==> flow/design.v <==
module SumModule(input [31:0] num1, num2, output signed [31:0] result);
    assign result = num1 + num2;
endmodule
module Mux2to1(input sel, input [31:0] a, b, output[31:0] out);
	assign out = (sel == 0) ? a : b;
endmodule
module Mux3to1(input [1:0] sel, input[31:0] a, b, c, output [31:0] out);
	assign out= (sel == 2'b00) ? a:
		    (sel == 2'b01) ? b:
		    (sel == 2'b10) ? c:
			{32{1'b0}};
endmodule
module Mux4to1(input [1:0] sel, input[31:0] a, b, c, d, output [31:0] out);
	assign out= (sel == 2'b00) ? a:
		    (sel == 2'b01) ? b:
		    (sel == 2'b10) ? c:
		    (sel == 2'b11) ? d:
			{32{1'b0}};
endmodule
module DFlipFlop(input clk, en, sclr, d, output reg q);
    always @(posedge clk) begin
        if (sclr)
            q <= 1'b0;
        else if (en)
            q <= d;
    end
endmodule
module Register #(parameter N = 32) (
    input clk, en, sclr,
    input [N-1:0] d,
    output reg [N-1:0] q
);
    always @(posedge clk) begin
        if (sclr)
            q <= {N{1'b0}};
        else if (en)
            q <= d;
    end
endmodule
module RegisterFile(input clk, we, input [4:0] A1, A2, A3, input[31:0] WD3, output[31:0] RD1, RD2);
	reg[31:0] regFile [1:31];
	assign RD1 = (A1 == 5'd0) ? 32'b0 : (we && A3 == A1) ? WD3 : regFile[A1];
	assign RD2 = (A2 == 5'd0) ? 32'b0 : (we && A3 == A2) ? WD3 : regFile[A2];
	always@(posedge clk)begin 
		if(we == 1 && A3 != 5'b0)
			regFile[A3] <= WD3;
	end
endmodule
module ArithmeticLogicUnit (input signed [31:0] operandA, operandB, input [2:0] controlSignal, output reg [31:0] result, output zeroFlag);
    always @(operandA, operandB, controlSignal) begin
        case (controlSignal)
            3'b000:  result = operandA + operandB;
            3'b001:  result = operandA - operandB;
            3'b010:  result = operandA & operandB;
            3'b011:  result = operandA | operandB;
            3'b100:  result = operandA ^ operandB;
            3'b101:  result = operandA < operandB ? 1'b1 : 1'b0;
            3'b110:  result = $unsigned(operandA) < $unsigned(operandB) ? 1'b1 : 1'b0;
            default: result = {32{1'b0}};
        endcase
    end
    assign zeroFlag = ~|result;
endmodule
module ImmediateExtend(input [2:0] immSelect, input [31:7] instructionPart, output reg [31:0] extendedImmediate);
    always @(immSelect, instructionPart) begin 
        case(immSelect)
            3'b000: extendedImmediate = {{20{instructionPart[31]}}, instructionPart[31:20]};
            3'b001: extendedImmediate = {{20{instructionPart[31]}}, instructionPart[31:25], instructionPart[11:7]};
            3'b010: extendedImmediate = {{12{instructionPart[31]}}, instructionPart[31], instructionPart[19:12], instructionPart[20], instructionPart[30:21], 1'b0};
            3'b011: extendedImmediate = {{19{instructionPart[31]}}, instructionPart[31], instructionPart[7], instructionPart[30:25], instructionPart[11:8], 1'b0};
            3'b100: extendedImmediate = {instructionPart[31:12], {12{1'b0}}};
            default: extendedImmediate = {32{1'b0}};
        endcase
    end
endmodule
module ControlUnit(input [2:0] function3, input [6:0] function7, opcode, output reg memWrite, aluSrc, regWrite, jump, branch, jalr, output reg [1:0] resultSrc, output reg [2:0] aluControl, immSrc);
    wire [9:0] functionn;
    assign functionn = {function7, function3};
    always @(function3, function7, opcode) begin
        {memWrite, aluSrc, regWrite, jump, branch, jalr, resultSrc, aluControl, immSrc} = 14'b00000000000000;
        case (opcode)
            7'b0110011: begin
                regWrite = 1'b1;
                case (functionn)
                    10'b0000000000: aluControl = 3'b000;
                    10'b0100000000: aluControl = 3'b001;
                    10'b0000000111: aluControl = 3'b010;
                    10'b0000000110: aluControl = 3'b011;
                    10'b0000000010: aluControl = 3'b101;
                    10'b0000000011: aluControl = 3'b110;
                endcase
            end
            7'b0000011: {regWrite, resultSrc, aluSrc} = 4'b1011;
            7'b0010011: begin
                {aluSrc, regWrite} = 2'b11;
                case (function3)
                    3'b100: aluControl = 3'b100;
                    3'b110: aluControl = 3'b011;
                    3'b010: aluControl = 3'b101;
                    3'b011: aluControl = 3'b110;
                endcase
            end
            7'b1100111: {jalr, aluSrc, resultSrc, regWrite} = 5'b11101;
            7'b0100011: {immSrc, aluSrc, memWrite} = 5'b00111;
            7'b1101111: {resultSrc, immSrc, regWrite, jump} = 7'b1001011;
            7'b1100011: begin
                {branch, immSrc} = 4'b1011;
                case (function3)
                    3'b000: aluControl = 3'b001;
                    3'b001: aluControl = 3'b001;
                    3'b100: aluControl = 3'b101;
                    3'b101: aluControl = 3'b101;
                endcase
            end
            7'b0110111: {resultSrc, immSrc, regWrite} = 6'b111001;
        endcase
    end
endmodule
module ControlDecoder(input jalrFlag, jumpFlag, branchFlag, zeroFlag, aluResultFlag, input [2:0] funcCode, output [1:0] pcSource);
    assign pcSource = (jalrFlag) ? 2'b10 :
        ((jumpFlag) ||
        (branchFlag && funcCode == 3'b000 && zeroFlag) ||  
        (branchFlag && funcCode == 3'b001 && ~zeroFlag) ||  
        (branchFlag && funcCode == 3'b100 && aluResultFlag) ||  
        (branchFlag && funcCode == 3'b101 && ~aluResultFlag)) ? 2'b01 :  
        2'b00;
endmodule
module HazardUnit(
    input RegWriteM, RegWriteW,
    input [1:0] ResultSrcE, PCSrcE, ResultSrcM, ResultSrcW,
    input [4:0] Rs1D, Rs2D, Rs1E, Rs2E, RdE, RdM, RdW,
    output StallF, StallD, FlushD, FlushE,
    output [1:0] ForwardAE, ForwardBE
);
    wire loadStall;
    assign ForwardAE = ((Rs1E == RdM && RegWriteM) && Rs1E != 0) ? 2'b10 :
                      (((Rs1E == RdW && RegWriteW) && Rs1E != 0) || (Rs1E == RdW && ResultSrcW == 2'b11 && Rs1E != 0)) ? 2'b01 :
                      (Rs1E == RdM && ResultSrcM == 2'b11 && Rs1E != 0) ? 2'b11 :
                      2'b00;
    assign ForwardBE = ((Rs2E == RdM && RegWriteM) && Rs2E != 0) ? 2'b10 :
                      (((Rs2E == RdW && RegWriteW) && Rs2E != 0) || (Rs2E == RdW && ResultSrcW == 2'b11 && Rs2E != 0)) ? 2'b01 :
                      (Rs2E == RdM && ResultSrcM == 2'b11 && Rs2E != 0) ? 2'b11 :
                      2'b00;
    assign loadStall = ((Rs1D == RdE) || (Rs2D == RdE)) && ResultSrcE == 2'b01;
    assign StallF = loadStall;
    assign StallD = loadStall;
    assign FlushE = loadStall || (PCSrcE == 2'b01) || (PCSrcE == 2'b10);
    assign FlushD = (PCSrcE == 2'b01) || (PCSrcE == 2'b10);
endmodule
module IF_ID_Regs(
    input clk, sclr, en, 
    input [31:0] InstrF, PCF, PCPlus4F, 
    output [31:0] InstrD, PCD, PCPlus4D
);
    Register R1(clk, en, sclr, InstrF, InstrD);
    Register R2(clk, en, sclr, PCF, PCD);
    Register R3(clk, en, sclr, PCPlus4F, PCPlus4D);
endmodule
module ID_EX_Regs(
    input clk, sclr, RegWriteD, MemWriteD, ALUSrcD, JumpD, BranchD, JalrD, 
    input [1:0] ResultSrcD, 
    input [2:0] ALUControlD, func3D, 
    input [4:0] Rs1D, Rs2D, RdD, 
    input [31:0] PCD, ExtImmD, PCPlus4D, RD1D, RD2D, 
    output RegWriteE, MemWriteE, ALUSrcE, JumpE, BranchE, JalrE, 
    output [1:0] ResultSrcE, 
    output [2:0] ALUControlE, func3E, 
    output [4:0] Rs1E, Rs2E, RdE, 
    output [31:0] PCE, ExtImmE, PCPlus4E, RD1E, RD2E
);
    DFlipFlop D1(clk, 1'b1, sclr, RegWriteD, RegWriteE);
    DFlipFlop D2(clk, 1'b1, sclr, MemWriteD, MemWriteE);
    DFlipFlop D3(clk, 1'b1, sclr, JumpD, JumpE);
    DFlipFlop D4(clk, 1'b1, sclr, ALUSrcD, ALUSrcE);
    DFlipFlop D5(clk, 1'b1, sclr, BranchD, BranchE);
    DFlipFlop D6(clk, 1'b1, sclr, JalrD, JalrE);
    Register #(2) R4 (clk, 1'b1, sclr, ResultSrcD, ResultSrcE);
    Register #(3) R5 (clk, 1'b1, sclr, ALUControlD, ALUControlE);
    Register #(3) R6 (clk, 1'b1, sclr, func3D, func3E);
    Register #(5) R7 (clk, 1'b1, sclr, Rs1D, Rs1E);
    Register #(5) R8 (clk, 1'b1, sclr, Rs2D, Rs2E);
    Register #(5) R9 (clk, 1'b1, sclr, RdD, RdE);
    Register R10 (clk, 1'b1, sclr, PCD, PCE);
    Register R11(clk, 1'b1, sclr, ExtImmD, ExtImmE);
    Register R12(clk, 1'b1, sclr, PCPlus4D, PCPlus4E);
    Register R13(clk, 1'b1, sclr, RD1D, RD1E);
    Register R14(clk, 1'b1, sclr, RD2D, RD2E);
endmodule
module EX_Mem_Regs(
    input clk, rst, RegWriteE, MemWriteE, 
    input [1:0] ResultSrcE, 
    input [4:0] RdE, 
    input [31:0] ALUResultE, WriteDataE, ExtImmE, PCPlus4E, 
    output RegWriteM, MemWriteM, 
    output [1:0] ResultSrcM, 
    output [4:0] RdM, 
    output [31:0] ALUResultM, WriteDataM, ExtImmM, PCPlus4M
);
    DFlipFlop D7(clk, 1'b1, rst, RegWriteE, RegWriteM);
    DFlipFlop D8(clk, 1'b1, rst, MemWriteE, MemWriteM);
    Register #(2) R15 (clk, 1'b1, rst, ResultSrcE, ResultSrcM);
    Register #(5) R16 (clk, 1'b1, rst, RdE, RdM);
    Register R17 (clk, 1'b1, 1'b0, ALUResultE, ALUResultM);
    Register R18 (clk, 1'b1, 1'b0, WriteDataE, WriteDataM);
    Register R19 (clk, 1'b1, 1'b0, ExtImmE, ExtImmM);
    Register R20 (clk, 1'b1, 1'b0, PCPlus4E, PCPlus4M);
endmodule
module Mem_WB_Regs(
    input clk, rst, RegWriteM, 
    input [1:0] ResultSrcM, 
    input [4:0] RdM, 
    input [31:0] ALUResultM, ReadDataM, ExtImmM, PCPlus4M, 
    output RegWriteW, 
    output [1:0] ResultSrcW, 
    output [4:0] RdW, 
    output [31:0] ALUResultW, ReadDataW, ExtImmW, PCPlus4W
);
    DFlipFlop D9(clk, 1'b1, rst, RegWriteM, RegWriteW);
    Register #(2) R21 (clk, 1'b1, rst, ResultSrcM, ResultSrcW);
    Register #(5) R22 (clk, 1'b1, rst, RdM, RdW);
    Register R23 (clk, 1'b1, 1'b0, ALUResultM, ALUResultW);
    Register R24 (clk, 1'b1, 1'b0, ReadDataM, ReadDataW);
    Register R25 (clk, 1'b1, 1'b0, ExtImmM, ExtImmW);
    Register R26 (clk, 1'b1, 1'b0, PCPlus4M, PCPlus4W);
endmodule
module DataPath (
    input clk, rst, MemWriteD, ALUSrcD, RegWriteD, JumpD, BranchD, JalrD, StallF, StallD, FlushD, FlushE, 
    input [1:0] ResultSrcD, ForwardAE, ForwardBE, PCSrcE, 
    input [2:0] ALUControlD, ImmSrcD, 
    output BranchE, JumpE, JalrE, ZeroE, ALUResult0, RegWriteM, RegWriteW, 
    output [1:0] ResultSrcE,  
    output [2:0] func3D, func3E, 
    output [6:0] func7, op, 
    output [4:0] Rs1D, Rs2D, Rs1E, Rs2E, RdE, RdM, RdW, 
    output [1:0] ResultSrcM, ResultSrcW,
    output [31:0] imem_addr, input [31:0] imem_rdata,
    output [31:0] dmem_addr, output [31:0] dmem_wdata, output dmem_we, input [31:0] dmem_rdata
);
    wire [31:0] PCPlus4F, PCTargetE, ALUResultE, PCF_, PCF, InstrF, InstrD, ResultW, RD1D, RD2D, ExtImmD, SrcAE, ALUResultM, RD1E, RD2E,
        WriteDataE, ExtImmE, SrcBE, PCE, WriteDataM, ReadDataM, ALUResultW, ReadDataW, PCPlus4W, ExtImmW, PCD, PCPlus4D, PCPlus4E, ExtImmM, PCPlus4M;
    wire [4:0] RdD;
    wire [2:0] ALUControlE;
    wire [31:0] ResultM;
    wire MemWriteM, RegWriteE, MemWriteE, ALUSrcE;
    assign ALUResult0 = ALUResultE[0];
    assign Rs1D = InstrD[19:15];
    assign Rs2D = InstrD[24:20];
    assign RdD = InstrD[11:7];
    assign func3D = InstrD[14:12];
    assign func7 = InstrD[31:25];
    assign op = InstrD[6:0];
    Mux3to1 PCMux(PCSrcE, PCPlus4F, PCTargetE, ALUResultE, PCF_);
    Register PCReg(clk, ~StallF, rst, PCF_, PCF);
    assign imem_addr = PCF;
    assign InstrF = imem_rdata;
    SumModule PCAdd4(PCF, 4, PCPlus4F);
    IF_ID_Regs IF_ID_Reg(clk, FlushD | rst, ~StallD, InstrF, PCF, PCPlus4F, InstrD, PCD, PCPlus4D);
    RegisterFile RegFile(clk, RegWriteW, InstrD[19:15], InstrD[24:20], RdW, ResultW, RD1D, RD2D);
    ImmediateExtend Extend(ImmSrcD, InstrD[31:7], ExtImmD);
    ID_EX_Regs ID_EX_Reg(clk, FlushE | rst, RegWriteD, MemWriteD, ALUSrcD, JumpD, BranchD, JalrD, ResultSrcD, ALUControlD, 
        func3D, Rs1D, Rs2D, RdD, PCD, ExtImmD, PCPlus4D, RD1D, RD2D, RegWriteE, MemWriteE, ALUSrcE, JumpE, BranchE, JalrE, 
        ResultSrcE, ALUControlE, func3E, Rs1E, Rs2E, RdE, PCE, ExtImmE, PCPlus4E, RD1E, RD2E);
    Mux4to1 ForwardAMux(ForwardAE, RD1E, ResultW, ResultM, ExtImmE, SrcAE);
    Mux4to1 ForwardBMux(ForwardBE, RD2E, ResultW, ResultM, ExtImmE, WriteDataE);
    Mux2to1 ALUSrcBMux(ALUSrcE, WriteDataE, ExtImmE, SrcBE);
    SumModule PCImmAdd(PCE, ExtImmE, PCTargetE);
    ArithmeticLogicUnit ALU(SrcAE, SrcBE, ALUControlE, ALUResultE, ZeroE);
    EX_Mem_Regs EX_Mem_Reg(clk, rst, RegWriteE, MemWriteE, ResultSrcE, RdE, ALUResultE, WriteDataE, ExtImmE, 
        PCPlus4E, RegWriteM, MemWriteM, ResultSrcM, RdM, ALUResultM, WriteDataM, ExtImmM, PCPlus4M);
    assign dmem_addr = ALUResultM;
    assign dmem_wdata = WriteDataM;
    assign dmem_we = MemWriteM;
    assign ReadDataM = dmem_rdata;
    assign ResultM = ResultSrcM[1] ? (ResultSrcM[0] ? ExtImmM : PCPlus4M) : ALUResultM;
    Mem_WB_Regs Mem_WB_Reg(clk, rst, RegWriteM, ResultSrcM, RdM, ALUResultM, ReadDataM, ExtImmM, PCPlus4M, 
        RegWriteW, ResultSrcW, RdW, ALUResultW, ReadDataW, ExtImmW, PCPlus4W);
    Mux4to1 ResultSrcMux(ResultSrcW, ALUResultW, ReadDataW, PCPlus4W, ExtImmW, ResultW);
endmodule
module TopLevelPipe(input clk, rst,
	output [31:0] imem_addr, input [31:0] imem_rdata,
	output [31:0] dmem_addr, output [31:0] dmem_wdata, output dmem_we, input [31:0] dmem_rdata);
	wire MemWriteD, ALUSrcD, RegWriteD, JumpD, BranchD, JalrD, RegWriteM, RegWriteW, JalrE, JumpE, BranchE, ZeroE, ALUResult0, StallF, StallD, FlushD, FlushE;
	wire[1:0] ResultSrcD, ResultSrcE, PCSrcE, ForwardAE, ForwardBE, ResultSrcM, ResultSrcW;
	wire[2:0] func3D, func3E, ALUControlD, ImmSrcD;
	wire[4:0] Rs1D, Rs2D, Rs1E, Rs2E, RdE, RdM, RdW;
	wire[6:0] func7, op;
	ControlUnit	CTRL(func3D, func7, op, MemWriteD, ALUSrcD, RegWriteD, JumpD, BranchD, JalrD, ResultSrcD, ALUControlD, ImmSrcD);
	HazardUnit	HU(RegWriteM, RegWriteW, ResultSrcE, PCSrcE, ResultSrcM, ResultSrcW, Rs1D, Rs2D, Rs1E, Rs2E, RdE, RdM, RdW, StallF, StallD, FlushD, FlushE, ForwardAE, ForwardBE);
	ControlDecoder		DC(JalrE, JumpE, BranchE, ZeroE, ALUResult0, func3E, PCSrcE);
	DataPath	DP(clk, rst, MemWriteD, ALUSrcD, RegWriteD, JumpD, BranchD, JalrD, StallF, StallD, FlushD, FlushE, 
		ResultSrcD, ForwardAE, ForwardBE, PCSrcE, ALUControlD, ImmSrcD, BranchE, JumpE, JalrE, ZeroE, ALUResult0, RegWriteM, RegWriteW, 
		ResultSrcE, func3D, func3E, func7, op, Rs1D, Rs2D, Rs1E, Rs2E, RdE, RdM, RdW, ResultSrcM, ResultSrcW,
		imem_addr, imem_rdata, dmem_addr, dmem_wdata, dmem_we, dmem_rdata);
endmodule
Step by step through the tools: TopLevelPipe
The steps from the RTL of TopLevelPipe to its reports follow in flow order. Line numbers count from 1 in the design file above. The mark -- stands for no value.

Design top: TopLevelPipe. Clock port: clk. Standard-cell library: sky130hd. Timing corner: tt_025C_1v80.

After elaboration
Yosys after proc, flatten, opt, wreduce and memory -nomap, before mapping. Enables and synchronous resets that opt folds into registers are not counted as muxes. Print and check cells are not counted. Yosys's memory passes give these memory sizes; they may raise the number of words (mostly to a power of two), join words into wider ones and drop unused or constant bits.

The entry for flip-flop bits (word level) reads 526. For RAM bits the number is 992. For word width x clocked read ports the number is 64. For memories the number is 1. The entry for input port bits reads 66. Under output and inout bits stands 97. The entry for word-level cells reads 201.

Memory list: DP.RegFile.regFile (words 31, width 32, read ports 2, wr ports 1, RTL line 41) `reg[31:0] regFile [1:31];`.

For add/sub/neg operators the number is 4. The figure for magnitude comparators is 2. The entry for eq/ne operators reads 51. The figure for mux-type cells is 45. For bitwise logic cells the number is 6. The entry for reduce/logical cells reads 58.

Operator list (number): 32-bit two-way mux (19); 32-bit parallel mux with 7-bit select (1); 32-bit parallel mux with 5-bit select (1); 32-bit adder (2); 32-bit less-than comparator (2); 32-bit by 3-bit adder with 32-bit output (second input constant) (1); 32-bit subtractor (1); 32-bit bitwise AND (1); 32-bit OR (1); 32-bit XOR (1); 32-bit OR reduction (1); 5-bit == test (6); 3-bit == test (second input constant) (9); 1-bit logical AND (26); 3-bit parallel mux with 4-bit select (2); 7-bit by 6-bit == test with 1-bit output (second input constant) (3); 7-bit == test (second input constant) (3); 10-bit by 2-bit == test with 1-bit output (second input constant) (2); 10-bit by 3-bit == test with 1-bit output (second input constant) (2); 3-bit by 2-bit == test with 1-bit output (second input constant) (6); 2-bit == test (second input constant) (8); 5-bit nonzero test (3); 3-bit parallel mux with 5-bit select (1); 2-bit two-way mux (7); 3-bit by 1-bit == test with 1-bit output (second input constant) (4); 3-bit zero test (4); 1-bit logical OR (10); 10-bit by 9-bit == test with 1-bit output (second input constant) (1).

Other operator kinds: 16; their cells: 38.

Logic depth
Longest topological path by Yosys (ltp), each cell counted once; first at word level (registers and memories cut), then after technology mapping (sequential cells cut; the memories' decode and read muxes count).

For word-level depth the number is 29. Under ABC_AREA stands 0. The figure for mapped depth is 30.

Mapped cells and area
Yosys stat after the flow's synthesis: flattened, memories mapped to cells. It holds for the ABC_AREA given above (unset counts as 0); a run with the other value may have another netlist. The area totals of this step are shown rounded.

Under cell count stands 5314. The figure for chip area (Yosys) is 0.0745 mm². Under mapped flip-flops stands 1582. Under buffer cells stands 373.

Cells by type: sky130_fd_sc_hd__edfxtp_1 (number 992, area in all 2.98E+04 µm²); sky130_fd_sc_hd__mux4_2 (number 608, area in all 1.37E+04 µm²); sky130_fd_sc_hd__dfxtp_1 (number 590, area in all 1.18E+04 µm²); sky130_fd_sc_hd__mux2i_1 (number 189, area in all 1.89E+03 µm²); sky130_fd_sc_hd__a21oi_1 (number 366, area in all 1.83E+03 µm²); sky130_fd_sc_hd__ha_1 (number 145, area in all 1814.24 µm²); sky130_fd_sc_hd__nor2_1 (number 412, area in all 1.55E+03 µm²); sky130_fd_sc_hd__nand2_1 (number 362, area in all 1.36E+03 µm²); sky130_fd_sc_hd__clkbuf_1 (number 270, area in all 1.01E+03 µm²); sky130_fd_sc_hd__a211oi_2 (number 62, area in all 775.744 µm²); sky130_fd_sc_hd__and3_1 (number 116, area in all 725.696 µm²); sky130_fd_sc_hd__o21ai_0 (number 132, area in all 660.634 µm²); sky130_fd_sc_hd__xnor2_1 (number 61, area in all 534.262 µm²); sky130_fd_sc_hd__inv_1 (number 113, area in all 424.157 µm²); sky130_fd_sc_hd__xor2_1 (number 48, area in all 420.403 µm²); sky130_fd_sc_hd__a211oi_1 (number 47, area in all 352.838 µm²); sky130_fd_sc_hd__a211o_1 (number 38, area in all 332.819 µm²); sky130_fd_sc_hd__nor2b_1 (number 51, area in all 319.056 µm²).

Other cell types: 89; their cells: 712. By module: a second synthesis without flattening, with its own total; a netlist apart from the flattened one above.

For cells (unflattened synthesis) the number is 6557. For area total of the unflattened synthesis the number is 0.084 mm².

Rows give one instance, submodules left out.

By module: RegisterFile (times used 1, cells 2759, area 0.0472 mm²); Register (times used 17, cells 103, area 0.00116 mm²); ArithmeticLogicUnit (times used 1, cells 885, area 0.00597 mm²); SumModule (times used 2, cells 236, area 0.00173 mm²); Mux4to1 (times used 3, cells 39, area 0.000815 mm²); Register #(N=5) (times used 5, cells 16, area 0.00018 mm²); Mux3to1 (times used 1, cells 77, area 0.000787 mm²); DataPath (times used 1, cells 113, area 0.000733 mm²); ImmediateExtend (times used 1, cells 69, area 0.000552 mm²); Mux2to1 (times used 1, cells 36, area 0.000544 mm²); HazardUnit (times used 1, cells 68, area 0.000497 mm²); ControlUnit (times used 1, cells 55, area 0.000342 mm²); DFlipFlop (times used 9, cells 3, area 0.0000338 mm²); Register #(N=2) (times used 3, cells 6, area 0.0000676 mm²).

Further modules, not shown: 7.

Worst setup path after synthesis
Source: OpenSTA report_checks on the synthesized netlist (no wires, ideal clock, input and output delay 20% of the period each), path of least setup slack; recovery checks are left aside. Register names are those of the netlist, which keeps one name where synthesis merged equal registers.

Path kind: register -> register. Start: register DP.Mem_WB_Reg.R21.q[0]. End: register DP.PCReg.q[19]. Period: 10.0 ns. For time at the first pin the number is 0.000 ns. The figure for arrival time is 6.425 ns. For required time the number is 9.900 ns. For slack the number is 3.476 ns. The figure for delay of the path is 6.525 ns. The figure for driving pins on the path is 24. The figure for period reached after synthesis is 6.524 ns.

"delay of the path" is the arrival time less input delay plus setup time. "driving pins on the path": output pins that drive a net of the path, with the launching flip-flop's if there is one; two outputs of one cell count as two. "period reached after synthesis" = period - worst setup slack (recovery checks aside). The figure is calculated, with input and output delays left at 20% of the set period.

Path through: sky130_fd_sc_hd__dfxtp_1 > sky130_fd_sc_hd__clkbuf_1 > sky130_fd_sc_hd__buf_1 > sky130_fd_sc_hd__buf_1 > sky130_fd_sc_hd__mux4_2 > sky130_fd_sc_hd__nor2_1 > sky130_fd_sc_hd__a21oi_1 > sky130_fd_sc_hd__o22ai_1 > sky130_fd_sc_hd__a21oi_1 > sky130_fd_sc_hd__mux2i_1 > sky130_fd_sc_hd__ha_1 > sky130_fd_sc_hd__buf_2 > sky130_fd_sc_hd__or4_1 > sky130_fd_sc_hd__a21oi_1 > sky130_fd_sc_hd__o21ai_0 > sky130_fd_sc_hd__and2_1 > sky130_fd_sc_hd__a211o_1 > sky130_fd_sc_hd__nor3_1 > sky130_fd_sc_hd__o2111a_1 > sky130_fd_sc_hd__and4_2 > sky130_fd_sc_hd__a21bo_4 > sky130_fd_sc_hd__nand3_4 > sky130_fd_sc_hd__mux2_4 > sky130_fd_sc_hd__a2111oi_4. The entry for elaborated cells between the ends (all ways) reads 64. Classes of those cells: 2 x add/sub; 2 x compare; 11 x eq/ne; 25 x mux; 4 x logic; 20 x reduce/logical.

RTL lines, path after synthesis: start: declaration (RTL line 31) `output reg [N-1:0] q`; start: assignment (RTL line 35) `q <= {N{1'b0}};`; start: assignment (RTL line 37) `q <= d;`; end: assignment (RTL line 35); end: assignment (RTL line 37); end: declaration (RTL line 31).

Chain of elaborated cells between the ends: none given. Some nets on the timed path still bear RTL names; the line given drives or declares the net.

Nets with RTL names, path after synthesis: DP.ForwardAMux.b[4] (RTL line 14) `assign out= (sel == 2'b00) ? a:`; DP.ALUSrcBMux.a[4] (RTL line 14); DP.ALU.result[15] (RTL line 51) `case (controlSignal)`.

Path in the finished layout
Path of least setup slack in the final report of flow run 1 (OpenROAD, finished layout, wires in). Where an end is a register, its clock arrival counts in the times.

Path kind: register -> register. Start: register DP.Mem_WB_Reg.R22.q[4]. End: register DP.ID_EX_Reg.R5.q. Period: 9.32 ns. For time at the first pin the number is 0.83 ns. The figure for arrival time is 9.52 ns. For required time the number is 10.06 ns. For slack the number is 0.54 ns. The figure for driving pins on the path is 26.

An end named without its bit number is one bit of that signal or, where synthesis recoded a state register, one of its new flip-flops. Between the ends stands the longest chain of elaborated cells between them, by number of cells; it is not shown to be the way that was timed. Of several equally long chains one is given. Each line given opens the expression or statement behind the cell; cells for indexed reads and writes are added by Yosys, which also makes memories of some case tables.

Path through: sky130_fd_sc_hd__dfxtp_1 > sky130_fd_sc_hd__xnor2_1 > sky130_fd_sc_hd__nand4_1 > sky130_fd_sc_hd__or4_2 > sky130_fd_sc_hd__and2_1 > sky130_fd_sc_hd__nand2_1 > sky130_fd_sc_hd__buf_4 > sky130_fd_sc_hd__o22ai_1 > sky130_fd_sc_hd__a21oi_1 > sky130_fd_sc_hd__mux2_2 > sky130_fd_sc_hd__ha_1 > sky130_fd_sc_hd__or3_4 > sky130_fd_sc_hd__or3b_1 > sky130_fd_sc_hd__o311ai_2 > sky130_fd_sc_hd__o2111ai_4 > sky130_fd_sc_hd__o31ai_4 > sky130_fd_sc_hd__a21oi_1 > sky130_fd_sc_hd__buf_4 > sky130_fd_sc_hd__nor4_1 > sky130_fd_sc_hd__o2111a_1 > sky130_fd_sc_hd__and4_2 > sky130_fd_sc_hd__a21boi_2 > sky130_fd_sc_hd__nor3_4 > sky130_fd_sc_hd__buf_12 > sky130_fd_sc_hd__nand2_4 > sky130_fd_sc_hd__nor4_1. Cells in the longest elaborated chain: 28. The entry for elaborated cells between the ends (all ways) reads 61. Classes of those cells: 2 x add/sub; 2 x compare; 10 x eq/ne; 18 x mux; 5 x logic; 24 x reduce/logical.

RTL lines, path post-layout: start: declaration (RTL line 31) `output reg [N-1:0] q`; start: assignment (RTL line 35) `q <= {N{1'b0}};`; start: assignment (RTL line 37) `q <= d;`; 5-bit == test (RTL line 141) `(((Rs2E == RdW && RegWriteW) && Rs2E != 0) || (Rs2E == RdW && ResultSrcW == 2'b11 && Rs2E != 0)) ? 2'b01 :`; 1-bit logical AND x2 (RTL line 141); 1-bit logical OR (RTL line 141); 2-bit two-way mux (RTL line 141); 2-bit two-way mux (RTL line 140) `assign ForwardBE = ((Rs2E == RdM && RegWriteM) && Rs2E != 0) ? 2'b10 :`; 2-bit == test (RTL line 17) `(sel == 2'b11) ? d:`; 32-bit two-way mux (RTL line 17); (+9 left out); 1-bit logical AND (RTL line 122) `(branchFlag && funcCode == 3'b000 && zeroFlag) ||`; 1-bit logical OR x4 (RTL line 121) `((jumpFlag) ||`; 1-bit two-way mux (RTL line 121); 2-bit two-way mux (RTL line 120) `assign pcSource = (jalrFlag) ? 2'b10 :`; 2-bit by 1-bit == test with 1-bit output (RTL line 147) `assign FlushE = loadStall || (PCSrcE == 2'b01) || (PCSrcE == 2'b10);`; 1-bit logical OR x2 (RTL line 147); 1-bit OR (RTL line 260) `ID_EX_Regs ID_EX_Reg(clk, FlushE | rst, RegWriteD, MemWriteD, ALUSrcD, JumpD, BranchD, JalrD, ResultSrcD, ALUC ...`; end: assignment (RTL line 35); end: assignment (RTL line 37); end: declaration (RTL line 31).

Some nets on the timed path still bear RTL names; the line given drives or declares the net.

Nets with RTL names, path post-layout: DP.ALUSrcBMux.a[11] (RTL line 14) `assign out= (sel == 2'b00) ? a:`; ALUResult0 (RTL line 51) `case (controlSignal)`.

Data sheet: physical implementation of TopLevelPipe

Below are 4 stored runs of the flow (Yosys, OpenROAD; platform sky130hd) on TopLevelPipe, each with its settings and what was measured, unordered. Constraints: input delay and output delay 20% of the set period each, output load 0.01 pF. Values from the reports are rounded here.

Flow run 1 has these settings: CORE_UTILIZATION 40; period_ns 9.32; CAP_MARGIN 20; CORE_MARGIN 2; SLEW_MARGIN 20. The measured worst hold slack after layout is 0.306 ns. The final design utilization comes to 0.458. The setup slack of the worst path reads 0.539 ns. The full die area reads 0.19 mm². The measured chip area after synthesis (Yosys) is 0.0745 mm².

Flow run 2 has these settings: CAP_MARGIN 0; CELL_PAD_IN_SITES_DETAIL_PLACEMENT 2; CELL_PAD_IN_SITES_GLOBAL_PLACEMENT 3; CORE_ASPECT_RATIO 1.04; CORE_MARGIN 10; CTS_CLUSTER_DIAMETER 146; GPL_ROUTABILITY_DRIVEN 1; GPL_TIMING_DRIVEN 1; TNS_END_PERCENT 80; period_ns 10.0; CORE_UTILIZATION 40; SLEW_MARGIN 20. The measured worst hold slack after layout is 0.326 ns. The final design utilization comes to 0.459. The setup slack of the worst path reads 0.967 ns. The full die area reads 0.204 mm². The measured chip area after synthesis (Yosys) is 0.0745 mm².

Flow run 3 has these settings: CELL_PAD_IN_SITES_DETAIL_PLACEMENT 2; CORE_ASPECT_RATIO 1.04; CORE_MARGIN 10; CTS_CLUSTER_DIAMETER 146; GPL_ROUTABILITY_DRIVEN 0; GPL_TIMING_DRIVEN 1; TNS_END_PERCENT 80; period_ns 10.0; CAP_MARGIN 20; CORE_UTILIZATION 40; SLEW_MARGIN 20. The measured worst hold slack after layout is 0.337 ns. The final design utilization comes to 0.457. The setup slack of the worst path reads -0.114 ns. The full die area reads 0.204 mm². The measured chip area after synthesis (Yosys) is 0.0745 mm².

Flow run 4 has these settings: CORE_UTILIZATION 40; period_ns 11.4; CAP_MARGIN 20; CORE_MARGIN 2; SLEW_MARGIN 20. The measured worst hold slack after layout is 0.325 ns. The final design utilization comes to 0.455. The setup slack of the worst path reads 2.10 ns. The full die area reads 0.19 mm². The measured chip area after synthesis (Yosys) is 0.0745 mm².
